==> flow/design.v <==
`timescale 1ns / 1ps
module IntFilterBlock 
#(	
	parameter OutDataWidth = 18
)
(
	input Clk_i,
	input Rst_i,
	input [OutDataWidth-1:0] Data_i,
	input DataNd_i,
	output [OutDataWidth-1:0] Data_o,
	output DataValid_o
);
	reg [OutDataWidth-1:0] outAcc;
	reg outVal;
	assign Data_o = outAcc;
	assign DataValid_o = outVal;
	always @(posedge Clk_i or posedge Rst_i) begin
		if (Rst_i) begin
			outAcc <= {OutDataWidth{1'b0}};
			outVal <= 1'b0;
		end else begin
			if (DataNd_i) begin
				outAcc <= outAcc+Data_i;
				outVal <= 1'b1;
			end else begin
				outAcc <= {OutDataWidth{1'b0}};
				outVal <= 1'b0;
			end 
		end
	end
endmodule
`timescale 1ns / 1ps
module DecimBlock
#(	
	parameter OutDataWidth = 18,
	parameter DecimCntWidth = 7
)
(
	input Clk_i,
	input Rst_i,
	input [2:0]	DecimFactor_i,
	input [OutDataWidth-1:0] Data_i,
	input DataVal_i,
	output [OutDataWidth-1:0] Data_o,
	output DataVal_o
);
	reg [DecimCntWidth-1:0] decimCnt;
	reg [2:0] decimFactor;
	assign Data_o = Data_i;
	assign DataVal_o = DataVal_i? (decimCnt == 0):1'b0;
	always	@(posedge Clk_i or posedge Rst_i)	begin
		if	(Rst_i) begin
			decimFactor <= 3'd1;
		end else begin
			if (DecimFactor_i <= 3'd1)	begin
				decimFactor <= 3'd1;
			end else begin
				decimFactor <= DecimFactor_i;
			end
		end
	end
	always @(posedge Clk_i or posedge Rst_i) begin
		if (Rst_i) begin
			decimCnt <= {DecimCntWidth{1'b0}};
		end else begin
			if (DataVal_i) begin
				if (decimCnt == decimFactor-1) begin
					decimCnt <= {DecimCntWidth{1'b0}};
				end else begin
					decimCnt <= decimCnt+7'd1;
				end
			end else begin
				decimCnt <= {DecimCntWidth{1'b0}};
			end
		end
	end
endmodule
`timescale 1ns / 1ps
module CombFilterBlock 
#(
	parameter	M=4,
	parameter	OutDataWidth	=	18
)
(
	input Clk_i,
	input Rst_i,
	input [OutDataWidth-1:0] Data_i,
	input DataNd_i,
	output [OutDataWidth-1:0] Data_o,
	output DataValid_o
);
	reg signed	[OutDataWidth-1:0] sumResult;
	reg	dataValid;
	reg	signed	[OutDataWidth-1:0] delData [M-1:0];
	assign Data_o = sumResult;
	assign DataValid_o = dataValid;
	genvar i;
	generate 
		for (i=0; i<M; i=i+1) begin: DelayGen
			always @(posedge Clk_i or posedge Rst_i) begin
				if (Rst_i) begin
					delData [i] <= {OutDataWidth{1'b0}};
				end else if (DataNd_i) begin
					if (i==0) begin
						delData [i] <= Data_i;
					end	else	begin
						delData [i] <= delData[i-1];
					end
				end
			end
		end
	endgenerate 
	always @(posedge Clk_i or posedge Rst_i) begin
		if (Rst_i) begin
			sumResult <= {OutDataWidth{1'b0}};
			dataValid <= 1'b0;
		end else begin
			if (DataNd_i) begin
				sumResult <= Data_i-delData[M-1];
				dataValid <= 1'b1;
			end else begin
				dataValid <= 1'b0;
			end
		end
	end
endmodule
`timescale 1ns / 1ps
module CicFilter
#(
	parameter N = 4,	 
	parameter M = 1,	 
	parameter InDataWidth	=	14,
	parameter OutDataWidth	=	32,
	parameter DecimCntWidth	=	7
)
(
	input Clk_i,
	input Rst_i,
	input [2:0]	DecimFactor_i,
	input [InDataWidth-1:0] Data_i,
	input DataNd_i,
	output [OutDataWidth-1:0] Data_o,
	output DataValid_o
);
	localparam	ExtendBitNum	=	OutDataWidth-InDataWidth;
	wire	[OutDataWidth-1:0]	adcExtData	=	{{ExtendBitNum{Data_i[InDataWidth-1]}},Data_i};
	wire	[OutDataWidth-1:0]	inData	[N-1:0];
	wire	[OutDataWidth-1:0]	intFilteredData	[N-1:0];
	wire	intFilteredDataValid	[N-1:0];
	wire	intDataVal	[N-1:0];
	wire	[OutDataWidth-1:0]	decimIntData;
	wire	decimIntDataValid;
	wire	[OutDataWidth-1:0]	combFilteredData	[N-1:0];
	wire	[OutDataWidth-1:0]	combInData	[N-1:0];
	wire	combDataVal	[N-1:0];
	wire	combFilteredDataVal	[N-1:0];
	assign	Data_o	=	combFilteredData[N-1];
	assign	DataValid_o	=	combFilteredDataVal[N-1];
genvar i,j;
generate 
	for (i=0; i<N; i=i+1)	begin: IntFilterGen
		assign	inData	[i]		=	(i==0)?adcExtData:intFilteredData[i-1];
		assign	intDataVal[i]	=	(i==0)?DataNd_i:intFilteredDataValid[i-1];
		IntFilterBlock 
		#(	
			.OutDataWidth	(OutDataWidth)
		)
		IntFilterBlock
		(
			.Clk_i			(Clk_i),
			.Rst_i			(Rst_i),
			.Data_i			(inData[i]),
			.DataNd_i		(intDataVal[i]),
			.Data_o			(intFilteredData[i]),
			.DataValid_o	(intFilteredDataValid[i])
		);
	end	
	DecimBlock
	#(	
		.OutDataWidth	(OutDataWidth),
		.DecimCntWidth	(DecimCntWidth)
	)
	DecimBlock
	(
		.Clk_i			(Clk_i),
		.Rst_i			(Rst_i),
		.DecimFactor_i	(DecimFactor_i),
		.Data_i			(intFilteredData[N-1]),
		.DataVal_i		(intFilteredDataValid[N-1]),
		.Data_o			(decimIntData),
		.DataVal_o		(decimIntDataValid)
	);
	for (j=0; j<N; j=j+1)	begin: CombFilterGen
		assign	combInData	[j]	=	(j==0)?decimIntData:combFilteredData[j-1];
		assign	combDataVal	[j]	=	(j==0)?decimIntDataValid:combFilteredDataVal[j-1];
		CombFilterBlock 
		#(	
			.M(M),
			.OutDataWidth	(OutDataWidth)
		)
		CombFilterBlock
		(
			.Clk_i			(Clk_i),
			.Rst_i			(Rst_i),
			.Data_i			(combInData[j]),
			.DataNd_i		(combDataVal[j]),
			.Data_o			(combFilteredData[j]),
			.DataValid_o	(combFilteredDataVal[j])
		);
	end
endgenerate
endmodule
==> From RTL to reports: CicFilter <==
Tool output for the design above, in the order of the flow.
Lines are those of the file above, counted from 1.
Cell names lack the library's common part.
{ "inputs": {"design": "CicFilter", "clock_port": "Clk_i", "cell_library": "sky130hd", "lib_corner": "tt_025C_1v80"} }

==> Word-level counts <==
Yosys after proc, flatten, opt, wreduce and memory -nomap, before mapping. Enables and synchronous resets that opt folds into registers are not counted as muxes. Print and check cells are not counted. Equal cells are merged and count once.
{ "bits": {"regBits": 402, "latch_bits": 0, "mem_bits_rw": 0, "mem_bits_ro": 0, "clocked_rd_ports_x_width": 0, "n_memories": 0, "inputBits": 20, "output_inout_bits": 33, "word_cells": 51} }
{ "op_classes": {"addsub": 10, "mul": 0, "div": 0, "cmp": 1, "n_eq": 1, "shifts": 0, "muxes": 16, "n_logic": 0, "n_reduce_logical": 1} }
{ "ops": {"columns": ["operator", "count"], "rows": [
  ["adder 32 bit", 4],
  ["subtractor 32 bit", 4],
  ["two-way mux 32 bit", 4],
  ["equality test 7 x 32 -> 1 bit", 1],
  ["two-way mux 7 bit", 2],
  ["two-way mux 1 bit", 9],
  ["adder 7 x 1 -> 7 bit with constant B", 1],
  ["logical NOT 7 bit", 1],
  ["subtractor 3 x 1 -> 4 bit with constant B", 1],
  ["less-or-equal comparator 3 x 1 -> 1 bit with constant B", 1],
  ["two-way mux 3 bit", 1]
]} }

==> Logic depth <==
Yosys ltp: most cells in a row. Word level: on the elaborated netlist, between registers, memories and ports. Mapped: between sequential cells and ports; inverters and the memories' decode and read muxes count.
{ "depth": {"word_depth": 4, "ABC_AREA": 0, "depth_mapped": 12, "depth_no_buf": 12} }

==> After synthesis <==
Source: synth_stat.txt of the flow (Yosys; design flattened, memories mapped). It holds for the ABC_AREA given above (unset counts as 0); a run with the other value may have another netlist.
{ "by_type": {"columns": ["type", "count", "type_area_um2"], "rows": [
  ["dfrtp_1", 401, 1E+04],
  ["ha_1", 251, 3.14E+03],
  ["o21ai_0", 259, 1.3E+03],
  ["nand2_1", 304, 1.14E+03],
  ["a21o_1", 148, 1.11E+03],
  ["a21oi_1", 215, 1.08E+03],
  ["xnor2_1", 114, 998.458],
  ["mux2_2", 68, 765.734],
  ["inv_1", 195, 731.952],
  ["xor2_1", 69, 604.33],
  ["nor2_1", 153, 574.301],
  ["and2_1", 59, 369.104],
  ["clkbuf_1", 93, 349.085],
  ["nand3_1", 63, 315.302],
  ["nand2b_1", 42, 262.752],
  ["o21bai_1", 35, 262.752],
  ["nor2b_1", 40, 250.24],
  ["o21a_1", 33, 247.738]
]} }
Not listed: further types 55, cells in them 413.
{ "mapped": {"cell_count": 2955, "yosys_area_um2": 26658.1, "sequential_area_um2": 10060.9, "flip_flops": 402, "buf_cells": 99} }
The figures by module come from a second, unflattened synthesis with its own total; it is not the netlist above.
{ "hier_totals": {"hier_cells": 3227, "hier_area_um2": 28947.8} }
Each row is one instance without its submodules.
{ "modules": {"columns": ["mod", "n_inst", "n_cells", "mod_area_um2", "mod_seq_area_um2"], "rows": [
  ["CombFilterBlock", 4, 455, 4190.3, 1626.6],
  ["IntFilterBlock #(OutDataWidth=32)", 4, 331, 2851.5, 825.8],
  ["DecimBlock", 1, 83, 780.7, 251.5],
  ["CicFilter", 1, 0, 0.0, 0.0]
]} }

==> Timing after synthesis <==
OpenSTA on the mapped netlist: ideal clock, no wires. The path of least setup slack (recovery checks aside). Input and output delay are each 20% of the period. Register names are those of the netlist, which keeps one name where synthesis merged equal registers.
{ "synth_path": {"kind": "register -> register", "startpoint": "reg CombFilterGen[0].CombFilterBlock.sumResult[0]", "endpoint": "reg CombFilterGen[1].CombFilterBlock.sumResult[26]", "clock_period_ns": 4.0, "setup_time_ns": 0.125, "launch_ns": 0.000, "t_arrival_ns": 2.905, "required_ns": 3.875, "slack_ns": 0.970, "delay_ns": 3.030, "driving_pins": 13, "path_buffers": 0, "period_less_setup_slack_ns": 3.03} }
"delay_ns" is the arrival time less input delay plus setup time.
"driving_pins": output pins that drive a net of the path, with the launching flip-flop's if there is one; two outputs of one cell count as two.
"period_less_setup_slack_ns" = period - worst setup slack (recovery checks aside). The figure is calculated, with input and output delays left at 20% of the set period.
Between the ends stands the longest chain of elaborated cells between them, by number of cells; it is not shown to be the way that was timed. Of several equally long chains one is given.
A line is the first line of the expression or statement that the cell stems from. Yosys adds cells for indexed reads and writes and turns some case tables into memories.
{ "synth_between": {"cell_sequence": "dfrtp_1 -> inv_1 -> ha_1 -> fa_1 -> nand2b_1 -> a21boi_0 -> o21ai_0 -> a22oi_1 -> a211oi_1 -> o31a_1 -> o31ai_2 -> xor2_1 -> mux2_2", "elab_chain_len": 1, "cone_cells": 1, "cone_lines": 1, "classes_between": "add/sub: 1"} }
{ "synth_rtl": {"columns": ["item", "line_no", "text"], "rows": [
  ["from (decl)", 93, "reg signed [OutDataWidth-1:0] sumResult;"],
  ["from (assign)", 116, "sumResult <= {OutDataWidth{1'b0}};"],
  ["from (assign)", 120, "sumResult <= Data_i-delData[M-1];"],
  ["subtractor 32 bit", 120, null],
  ["to (assign)", 116, null],
  ["to (assign)", 120, null],
  ["to (decl)", 93, null]
]} }

==> Path in the finished layout <==
From the final timing report of run 1: the path of least setup slack in the routed layout; clock arrival at registers is part of the times.
{ "layout_path": {"kind": "register -> register", "startpoint": "reg CombFilterGen[0].CombFilterBlock.sumResult[0]", "endpoint": "reg CombFilterGen[1].CombFilterBlock.sumResult[26]", "clock_period_ns": 4.0, "setup_time_ns": 0.10, "launch_ns": 0.60, "t_arrival_ns": 4.01, "required_ns": 4.49, "slack_ns": 0.48, "driving_pins": 13, "path_buffers": 0} }
Between the ends stands the longest chain of elaborated cells between them, by number of cells; it is not shown to be the way that was timed. Of several equally long chains one is given.
{ "layout_between": {"cell_sequence": "dfrtp_1 -> inv_1 -> ha_1 -> fa_1 -> nand2b_1 -> a21boi_0 -> o21ai_0 -> a22oi_1 -> a211oi_1 -> o31a_1 -> o31ai_2 -> xor2_1 -> mux2_2", "elab_chain_len": 1, "cone_cells": 1, "cone_lines": 1, "classes_between": "add/sub: 1"} }
{ "layout_rtl": {"columns": ["item", "line_no", "text"], "rows": [
  ["from (decl)", 93, "reg signed [OutDataWidth-1:0] sumResult;"],
  ["from (assign)", 116, "sumResult <= {OutDataWidth{1'b0}};"],
  ["from (assign)", 120, "sumResult <= Data_i-delData[M-1];"],
  ["subtractor 32 bit", 120, null],
  ["to (assign)", 116, null],
  ["to (assign)", 120, null],
  ["to (decl)", 93, null]
]} }

Appendix: measured runs

Top module CicFilter; platform sky130hd; tools Yosys and OpenROAD; 4 stored runs in no particular order. Input and output delays are each 20% of the period that was set; the output load is 0.01 pF.
By "achieved clock period (ns)" is meant the clock period of the run minus its worst setup slack. This is arithmetic on one report: input and output delays are still those of the set period (20% each).
By "worst setup path time (ns)" is meant the share of the clock period that the worst setup path is allowed (20% is reserved at inputs, 20% at outputs), minus its slack. Clock arrival times at its registers enter into it.

settings of run 1
{
  "CELL_PAD_IN_SITES_GLOBAL_PLACEMENT": 1,
  "CORE_MARGIN": 3,
  "CORE_UTILIZATION": 21,
  "CTS_CLUSTER_DIAMETER": 375,
  "CTS_CLUSTER_SIZE": 22,
  "GPL_TIMING_DRIVEN": 0,
  "HOLD_SLACK_MARGIN": 0.2,
  "MIN_ROUTING_LAYER": "met2",
  "SLEW_MARGIN": 25,
  "period_ns": 4.0,
  "CAP_MARGIN": 20
}
report of run 1
yosys chip area after synthesis (um^2): 26658.1
finish__design__die__area: 131254.0
finish__design__instance__area__stdcell: 30142.7
finish__design__instance__utilization: 0.2394
finish__timing__setup__ws: 0.481
finish__timing__hold__ws: 0.452
achieved clock period (ns): 3.519
worst setup path time (ns): 3.52
worst setup path kind: register -> register

settings of run 2
{
  "CELL_PAD_IN_SITES_DETAIL_PLACEMENT": 2,
  "CELL_PAD_IN_SITES_GLOBAL_PLACEMENT": 1,
  "CORE_ASPECT_RATIO": 0.95,
  "CORE_MARGIN": 3,
  "CORE_UTILIZATION": 46,
  "CTS_CLUSTER_DIAMETER": 375,
  "CTS_CLUSTER_SIZE": 22,
  "GPL_ROUTABILITY_DRIVEN": 0,
  "GPL_TIMING_DRIVEN": 1,
  "HOLD_SLACK_MARGIN": 0.2,
  "MAX_ROUTING_LAYER": "met5",
  "MIN_ROUTING_LAYER": "met1",
  "SLEW_MARGIN": 25,
  "period_ns": 4.0,
  "CAP_MARGIN": 20
}
report of run 2
yosys chip area after synthesis (um^2): 26658.1
finish__design__die__area: 60877.0
finish__design__instance__area__stdcell: 28584.9
finish__design__instance__utilization: 0.5014
finish__timing__setup__ws: 0.292
finish__timing__hold__ws: 0.487
achieved clock period (ns): 3.708
worst setup path time (ns): 3.71
worst setup path kind: register -> register

settings of run 3
{
  "ABC_AREA": 1,
  "CELL_PAD_IN_SITES_GLOBAL_PLACEMENT": 1,
  "CORE_MARGIN": 4,
  "CORE_UTILIZATION": 40,
  "CTS_CLUSTER_DIAMETER": 53,
  "GPL_ROUTABILITY_DRIVEN": 0,
  "MIN_ROUTING_LAYER": "met1",
  "SLEW_MARGIN": 30,
  "TNS_END_PERCENT": 25,
  "period_ns": 6.45,
  "CAP_MARGIN": 20
}
report of run 3
yosys chip area after synthesis (um^2): 32104.5
finish__design__die__area: 84858.6
finish__design__instance__area__stdcell: 35804.3
finish__design__instance__utilization: 0.4517
finish__timing__setup__ws: 3.208
finish__timing__hold__ws: 0.478
achieved clock period (ns): 3.242
worst setup path time (ns): 1.95
worst setup path kind: input -> register

settings of run 4
{
  "CORE_MARGIN": 8,
  "CORE_UTILIZATION": 21,
  "HOLD_SLACK_MARGIN": 0.2,
  "MIN_ROUTING_LAYER": "met2",
  "SLEW_MARGIN": 25,
  "period_ns": 4.0,
  "CAP_MARGIN": 20
}
report of run 4
yosys chip area after synthesis (um^2): 26658.1
finish__design__die__area: 138600.0
finish__design__instance__area__stdcell: 30594.3
finish__design__instance__utilization: 0.2433
finish__timing__setup__ws: 0.527
finish__timing__hold__ws: 0.479
achieved clock period (ns): 3.473
worst setup path time (ns): 3.47
worst setup path kind: register -> register
